==> flow/design.v <==
module Cfu (
    input               cmd_valid,
    output              cmd_ready,
    input      [9:0]    cmd_payload_function_id,
    input      [31:0]   cmd_payload_inputs_0,
    input      [31:0]   cmd_payload_inputs_1,
    output reg          rsp_valid,
    input               rsp_ready,
    output reg [31:0]   rsp_payload_outputs_0,
    input               reset,
    input               clk
);
    wire signed [15:0] prod_0, prod_1, prod_2, prod_3;
    assign prod_0 = ($signed(cmd_payload_inputs_0[7:0])) * $signed(cmd_payload_inputs_1[7:0]);
    assign prod_1 = ($signed(cmd_payload_inputs_0[15:8])) * $signed(cmd_payload_inputs_1[15:8]);
    assign prod_2 = ($signed(cmd_payload_inputs_0[23:16])) * $signed(cmd_payload_inputs_1[23:16]);
    assign prod_3 = ($signed(cmd_payload_inputs_0[31:24])) * $signed(cmd_payload_inputs_1[31:24]);
    wire signed [31:0] sum_prods;
    assign sum_prods = prod_0 + prod_1 + prod_2 + prod_3;
    assign cmd_ready = ~rsp_valid;   
    always @(posedge clk) begin
        if (reset) begin
            rsp_payload_outputs_0 <= 32'b0;
            rsp_valid <= 1'b0;
        end else if (rsp_valid) begin
                rsp_valid <= ~rsp_ready;
            end else if (cmd_valid) begin
                    rsp_valid <= 1'b1;
                    rsp_payload_outputs_0 <= |cmd_payload_function_id[9:3]
                        ? 32'b0
                        : rsp_payload_outputs_0 + sum_prods;
                end
            end
endmodule
Memo
Re: synthesis data of Cfu

======== Reports on Cfu ========
Module Cfu before and after one edit of its RTL, step after step.
"before" refers to lines of the RTL above, "after" to lines of the edited file.
"difference" is "after" less "before", of the values as shown; "rel. change" is that difference over "before", in percent.
Operators carry their Yosys type and port widths (W data, S select, Z words).
A cell with - has no value.
set-up
  top ..................................... Cfu
  clock port .............................. clk
  standard-cell library ................... sky130hd
  corner .................................. tt_025C_1v80

======== The edit ========
The edit as a unified diff against the file above.
The edited RTL no longer does the same as the RTL above: the edit was made by script, with no optimisation intended.
begin of diff
@@ -4,5 +4,5 @@
     input      [9:0]    cmd_payload_function_id,
     input      [31:0]   cmd_payload_inputs_0,
-    input      [31:0]   cmd_payload_inputs_1,
+    input      [31:0]   cmd_payload_inputs_1_pad,
     output reg          rsp_valid,
     input               rsp_ready,
@@ -11,4 +11,6 @@
     input               clk
 );
+    reg [31:0] cmd_payload_inputs_1;
+    always @(posedge clk) cmd_payload_inputs_1 <= cmd_payload_inputs_1_pad;
     wire signed [15:0] prod_0, prod_1, prod_2, prod_3;
     assign prod_0 = ($signed(cmd_payload_inputs_0[7:0])) * $signed(cmd_payload_inputs_1[7:0]);
end of diff

======== Word level ========
Counts by Yosys on the flattened word-level netlist (proc, flatten, opt, wreduce; memories kept). Register bits leave out memories and registers merged into their read ports (data or address); mux counts leave out enables and synchronous resets folded into registers. Print and check cells are left out. Cells with the same type and inputs are merged into one.
storage and ports
  what                         before  after  difference  rel. change (%)
  flip-flop bits (word level)  33      65     +32         +96.97
  input port bits              78      78     0           0.00
  output and inout bits        34      34     0           0.00
  elaborated cells             17      18     +1          +5.88
cells by class
  what                        before  after  difference  rel. change (%)
  add/sub/neg operators       4       4      0           0.00
  multiply operators          4       4      0           0.00
  mux-type cells              3       3      0           0.00
  bitwise gates (word level)  2       2      0           0.00
  reduce/logical cells        2       2      0           0.00
operators by type and width
  operator           before  after  difference  rel. change (%)
  $mul A8 B8 Y16     4       4      0           0.00
  $mux W1            2       2      0           0.00
  $not A1 Y1         2       2      0           0.00
  $add A16 B16 Y17   1       1      0           0.00
  $add A17 B16 Y18   1       1      0           0.00
  $add A18 B16 Y19   1       1      0           0.00
  $add A32 B32 Y32   1       1      0           0.00
  $mux W32           1       1      0           0.00
  $reduce_and A2 Y1  1       1      0           0.00
  $reduce_or A7 Y1   1       1      0           0.00

======== Depth ========
Depth = most cells in a row (Yosys ltp): at word level without a register or memory, in the mapped netlist without a sequential cell, where the memories' decode and read muxes count.
logic depth
  what                     before  after  difference  rel. change (%)
  depth after elaboration  6       6      0           0.00
  ABC_AREA                 0       0      -           -
  depth in mapped cells    37      37     0           0.00

======== Mapped cells and area ========
Source: synth_stat.txt of the flow (Yosys; design flattened, memories mapped). It holds for the ABC_AREA given above (unset counts as 0); a run with the other value may have another netlist.
cell types
  type                       before  after  difference  rel. change (%)
  sky130_fd_sc_hd__dfxtp_1   33      65     +32         +96.97
  sky130_fd_sc_hd__nand2_1   132     114    -18         -13.64
  sky130_fd_sc_hd__xnor2_1   25      32     +7          +28.00
  sky130_fd_sc_hd__o21ai_0   21      28     +7          +33.33
  sky130_fd_sc_hd__a21o_1    20      15     -5          -25.00
  sky130_fd_sc_hd__o211ai_1  6       1      -5          -83.33
  sky130_fd_sc_hd__a211oi_1  3       8      +5          +166.67
  sky130_fd_sc_hd__inv_1     389     393    +4          +1.03
  sky130_fd_sc_hd__a21oi_1   42      38     -4          -9.52
  sky130_fd_sc_hd__and3_1    8       4      -4          -50.00
  sky130_fd_sc_hd__o31ai_1   5       1      -4          -80.00
  sky130_fd_sc_hd__nor2_1    44      47     +3          +6.82
  sky130_fd_sc_hd__a21boi_1  4       1      -3          -75.00
  sky130_fd_sc_hd__a21oi_2   3       0      -3          -100.00
  sky130_fd_sc_hd__o21ai_1   2       5      +3          +150.00
  sky130_fd_sc_hd__a22o_1    0       3      +3          -
  sky130_fd_sc_hd__o21ai_2   0       3      +3          -
  sky130_fd_sc_hd__nor2b_1   14      16     +2          +14.29
Not every row of either side is listed.
synthesis totals
  what                                before   after    difference  rel. change (%)
  cell count                          1481     1508     +27         +1.82
  mapped area (um^2)                  13795.7  14433.8  +638.1      +4.63
  sequential part of the area (um^2)  660.6    1301.2   +640.6      +96.97
  flip-flops                          33       65       +32         +96.97
  buffers                             10       12       +2          +20.00

======== Path before layout ========
OpenSTA on the mapped netlist: ideal clock, no wires. The path of least setup slack (recovery checks aside). Input and output delay are each 20% of the period. Register names are those of the netlist, which keeps one name where synthesis merged equal registers.
timing post-synthesis
  what                           before                              after                               difference  rel. change (%)
  path type                      input-to-reg                        input-to-reg                        -           -
  start                          input cmd_payload_inputs_1[8]       input cmd_payload_inputs_0[15]      -           -
  end                            register rsp_payload_outputs_0[31]  register rsp_payload_outputs_0[27]  -           -
  clock period (ns)              12.0                                12.0                                0.0         0.00
  external input delay (ns)      2.400                               2.400                               0.000       0.00
  setup time (ns)                0.120                               0.117                               -0.003      -
  arrival (ns)                   10.616                              10.741                              +0.125      +1.18
  path slack (ns)                1.264                               1.142                               -0.122      -
  delay of the path (ns)         8.336                               8.458                               +0.122      +1.46
  stages                         30                                  30                                  0           0.00
  buffers on the path            0                                   1                                   +1          -
  synthesis period reached (ns)  10.736                              10.858                              +0.122      +1.14
"delay of the path" = arrival - input delay + setup time.
"stages": output pins that drive a net of the path, with the launching flip-flop's if there is one; two outputs of one cell count as two.
"synthesis period reached" = period - worst setup slack (recovery checks aside). The figure is calculated, with input and output delays left at 20% of the set period.
The rows between start and end are the longest chain of elaborated cells between them; the timing report does not say that the signal goes this way. Where chains are equally long, one stands for them.
Each line given opens the expression or statement behind the cell; cells for indexed reads and writes are added by Yosys, which also makes memories of some case tables.
between the ends, post-synthesis, before
  cells stage by stage .................... sky130_fd_sc_hd__and2_1 > sky130_fd_sc_hd__inv_1 > sky130_fd_sc_hd__fa_1 > sky130_fd_sc_hd__fa_1 > sky130_fd_sc_hd__inv_1 > sky130_fd_sc_hd__fa_1 > sky130_fd_sc_hd__fa_1 > sky130_fd_sc_hd__fa_1 > sky130_fd_sc_hd__fa_1 > sky130_fd_sc_hd__fa_1 > sky130_fd_sc_hd__inv_1 > sky130_fd_sc_hd__fa_1 > sky130_fd_sc_hd__inv_1 > sky130_fd_sc_hd__ha_1 > sky130_fd_sc_hd__nor3_1 > sky130_fd_sc_hd__or3_1 > sky130_fd_sc_hd__o211ai_2 > sky130_fd_sc_hd__a311o_1 > sky130_fd_sc_hd__a21oi_2 > sky130_fd_sc_hd__xnor2_1 > sky130_fd_sc_hd__ha_1 > sky130_fd_sc_hd__a21o_1 > sky130_fd_sc_hd__a211o_1 > sky130_fd_sc_hd__o22ai_1 > sky130_fd_sc_hd__inv_1 > sky130_fd_sc_hd__nand3_1 > sky130_fd_sc_hd__a21oi_1 > sky130_fd_sc_hd__or3_1 > sky130_fd_sc_hd__and3_1 > sky130_fd_sc_hd__a211o_1
  length of the longest elaborated chain .. 6
RTL lines, path post-synthesis, before
  what                RTL line  source
  start: declaration  6         input      [31:0]   cmd_payload_inputs_1,
  $mul A8 B8 Y16      15        assign prod_1 = ($signed(cmd_payload_inputs_0[15:8])) * $signed(cmd_payload_inputs_1[15:8]);
  $add A16 B16 Y17    19        assign sum_prods = prod_0 + prod_1 + prod_2 + prod_3;
  $add A17 B16 Y18    19
  $add A18 B16 Y19    19
  $add A32 B32 Y32    31        : rsp_payload_outputs_0 + sum_prods;
  $mux W32            29        rsp_payload_outputs_0 <= |cmd_payload_function_id[9:3]
  end: assignment     23        rsp_payload_outputs_0 <= 32'b0;
  end: assignment     29
  end: declaration    9         output reg [31:0]   rsp_payload_outputs_0,
between the ends, post-synthesis, after
  cells stage by stage .................... sky130_fd_sc_hd__and2_1 > sky130_fd_sc_hd__inv_1 > sky130_fd_sc_hd__fa_1 > sky130_fd_sc_hd__fa_1 > sky130_fd_sc_hd__inv_1 > sky130_fd_sc_hd__fa_1 > sky130_fd_sc_hd__fa_1 > sky130_fd_sc_hd__fa_1 > sky130_fd_sc_hd__fa_1 > sky130_fd_sc_hd__fa_1 > sky130_fd_sc_hd__inv_1 > sky130_fd_sc_hd__fa_1 > sky130_fd_sc_hd__inv_1 > sky130_fd_sc_hd__ha_1 > sky130_fd_sc_hd__nor3_1 > sky130_fd_sc_hd__or3_1 > sky130_fd_sc_hd__o211ai_2 > sky130_fd_sc_hd__a311o_1 > sky130_fd_sc_hd__a21oi_1 > sky130_fd_sc_hd__xnor2_1 > sky130_fd_sc_hd__ha_1 > sky130_fd_sc_hd__buf_2 > sky130_fd_sc_hd__and3_2 > sky130_fd_sc_hd__a211oi_1 > sky130_fd_sc_hd__a221oi_2 > sky130_fd_sc_hd__o21ai_2 > sky130_fd_sc_hd__a21boi_1 > sky130_fd_sc_hd__o21a_1 > sky130_fd_sc_hd__or3_1 > sky130_fd_sc_hd__a32o_1
  length of the longest elaborated chain .. 6
RTL lines, path post-synthesis, after
  what                RTL line  source
  start: declaration  5         input      [31:0]   cmd_payload_inputs_0,
  $mul A8 B8 Y16      17        assign prod_1 = ($signed(cmd_payload_inputs_0[15:8])) * $signed(cmd_payload_inputs_1[15:8]);
  $add A16 B16 Y17    21        assign sum_prods = prod_0 + prod_1 + prod_2 + prod_3;
  $add A17 B16 Y18    21
  $add A18 B16 Y19    21
  $add A32 B32 Y32    33        : rsp_payload_outputs_0 + sum_prods;
  $mux W32            31        rsp_payload_outputs_0 <= |cmd_payload_function_id[9:3]
  end: assignment     25        rsp_payload_outputs_0 <= 32'b0;
  end: assignment     31
  end: declaration    9         output reg [31:0]   rsp_payload_outputs_0,

======== Timing after layout ========
Path of least setup slack in the final report of each run of pair A (OpenROAD, finished layout, wires in). Where an end is a register, its clock arrival counts in the times.
timing after layout
  what                       before                              after                               difference  rel. change (%)
  path type                  input-to-reg                        input-to-reg                        -           -
  start                      input cmd_payload_inputs_1[24]      input cmd_payload_inputs_0[31]      -           -
  end                        register rsp_payload_outputs_0[30]  register rsp_payload_outputs_0[27]  -           -
  clock period (ns)          12.0                                12.0                                0.0         0.00
  external input delay (ns)  2.40                                2.40                                0.00        0.00
  setup time (ns)            0.09                                0.10                                +0.01       -
  arrival (ns)               11.59                               11.66                               +0.07       +0.60
  path slack (ns)            0.60                                0.60                                0.00        -
  stages                     30                                  31                                  +1          +3.33
  buffers on the path        1                                   1                                   0           0.00
The rows between start and end are the longest chain of elaborated cells between them; the timing report does not say that the signal goes this way. Where chains are equally long, one stands for them.
between the ends, after layout, before
  cells stage by stage .................... sky130_fd_sc_hd__clkdlybuf4s50_1 > sky130_fd_sc_hd__nand2_1 > sky130_fd_sc_hd__fa_1 > sky130_fd_sc_hd__fa_1 > sky130_fd_sc_hd__fa_1 > sky130_fd_sc_hd__fa_1 > sky130_fd_sc_hd__inv_1 > sky130_fd_sc_hd__fa_1 > sky130_fd_sc_hd__fa_1 > sky130_fd_sc_hd__fa_1 > sky130_fd_sc_hd__fa_1 > sky130_fd_sc_hd__ha_1 > sky130_fd_sc_hd__nor2b_1 > sky130_fd_sc_hd__o21ai_0 > sky130_fd_sc_hd__a21boi_0 > sky130_fd_sc_hd__o21ai_1 > sky130_fd_sc_hd__a21oi_2 > sky130_fd_sc_hd__o2111ai_1 > sky130_fd_sc_hd__a31oi_2 > sky130_fd_sc_hd__xor2_1 > sky130_fd_sc_hd__ha_1 > sky130_fd_sc_hd__and3_1 > sky130_fd_sc_hd__and3_1 > sky130_fd_sc_hd__nand2_1 > sky130_fd_sc_hd__o211a_1 > sky130_fd_sc_hd__a211o_1 > sky130_fd_sc_hd__a21oi_1 > sky130_fd_sc_hd__o211ai_1 > sky130_fd_sc_hd__and3b_1 > sky130_fd_sc_hd__o31ai_1
  length of the longest elaborated chain .. 4
RTL lines, path after layout, before
  what                RTL line  source
  start: declaration  6         input      [31:0]   cmd_payload_inputs_1,
  $mul A8 B8 Y16      17        assign prod_3 = ($signed(cmd_payload_inputs_0[31:24])) * $signed(cmd_payload_inputs_1[31:24]);
  $add A18 B16 Y19    19        assign sum_prods = prod_0 + prod_1 + prod_2 + prod_3;
  $add A32 B32 Y32    31        : rsp_payload_outputs_0 + sum_prods;
  $mux W32            29        rsp_payload_outputs_0 <= |cmd_payload_function_id[9:3]
  end: assignment     23        rsp_payload_outputs_0 <= 32'b0;
  end: assignment     29
  end: declaration    9         output reg [31:0]   rsp_payload_outputs_0,
between the ends, after layout, after
  cells stage by stage .................... sky130_fd_sc_hd__clkdlybuf4s50_1 > sky130_fd_sc_hd__nand2_1 > sky130_fd_sc_hd__inv_1 > sky130_fd_sc_hd__fa_1 > sky130_fd_sc_hd__inv_1 > sky130_fd_sc_hd__fa_1 > sky130_fd_sc_hd__fa_1 > sky130_fd_sc_hd__inv_1 > sky130_fd_sc_hd__fa_1 > sky130_fd_sc_hd__fa_1 > sky130_fd_sc_hd__fa_1 > sky130_fd_sc_hd__fa_1 > sky130_fd_sc_hd__inv_1 > sky130_fd_sc_hd__fa_1 > sky130_fd_sc_hd__inv_1 > sky130_fd_sc_hd__ha_1 > sky130_fd_sc_hd__nand2_1 > sky130_fd_sc_hd__or3_1 > sky130_fd_sc_hd__o211ai_2 > sky130_fd_sc_hd__a311o_1 > sky130_fd_sc_hd__a21oi_1 > sky130_fd_sc_hd__xnor2_1 > sky130_fd_sc_hd__ha_1 > sky130_fd_sc_hd__and3_2 > sky130_fd_sc_hd__a211oi_1 > sky130_fd_sc_hd__a221oi_2 > sky130_fd_sc_hd__o21ai_2 > sky130_fd_sc_hd__a21boi_1 > sky130_fd_sc_hd__o21a_1 > sky130_fd_sc_hd__or3_1 > sky130_fd_sc_hd__a32o_1
  length of the longest elaborated chain .. 4
RTL lines, path after layout, after
  what                RTL line  source
  start: declaration  5         input      [31:0]   cmd_payload_inputs_0,
  $mul A8 B8 Y16      19        assign prod_3 = ($signed(cmd_payload_inputs_0[31:24])) * $signed(cmd_payload_inputs_1[31:24]);
  $add A18 B16 Y19    21        assign sum_prods = prod_0 + prod_1 + prod_2 + prod_3;
  $add A32 B32 Y32    33        : rsp_payload_outputs_0 + sum_prods;
  $mux W32            31        rsp_payload_outputs_0 <= |cmd_payload_function_id[9:3]
  end: assignment     25        rsp_payload_outputs_0 <= 32'b0;
  end: assignment     31
  end: declaration    9         output reg [31:0]   rsp_payload_outputs_0,

======== Flow runs ========
Runs of the flow (Yosys, OpenROAD) on both versions; the two runs of a pair have the same settings. The constraints put input and output delay at 20% of the set period each and load the outputs with 0.01 pF.
flow settings, pair A
  period_ns ............................... 12.0
  CAP_MARGIN .............................. 20
  CORE_MARGIN ............................. 2
  CORE_UTILIZATION ........................ 40
  SLEW_MARGIN ............................. 20
final reports, pair A
  what                                    before   after    difference  rel. change (%)
  synthesized cell area (um^2)            13795.7  14433.8  +638.1      +4.63
  die outline area (um^2)                 35991.8  37620.5  +1628.7     +4.53
  standard-cell area after layout (um^2)  15640.0  16477.1  +837.1      +5.35
  worst setup slack after layout (ns)     0.599    0.603    +0.004      -
flow settings, pair B
  CAP_MARGIN .............................. 30
  CELL_PAD_IN_SITES_DETAIL_PLACEMENT ...... 0
  CELL_PAD_IN_SITES_GLOBAL_PLACEMENT ...... 1
  CORE_UTILIZATION ........................ 41
  CTS_CLUSTER_DIAMETER .................... 231
  PLACE_DENSITY ........................... 0.43
  period_ns ............................... 8.29
  CORE_MARGIN ............................. 2
  SLEW_MARGIN ............................. 20
final reports, pair B
  what                                    before   after    difference  rel. change (%)
  synthesized cell area (um^2)            13795.7  14433.8  +638.1      +4.63
  die outline area (um^2)                 35131.9  36722.1  +1590.2     +4.53
  standard-cell area after layout (um^2)  18879.4  19612.6  +733.2      +3.88
  worst setup slack after layout (ns)     -1.330   -1.206   +0.124      -
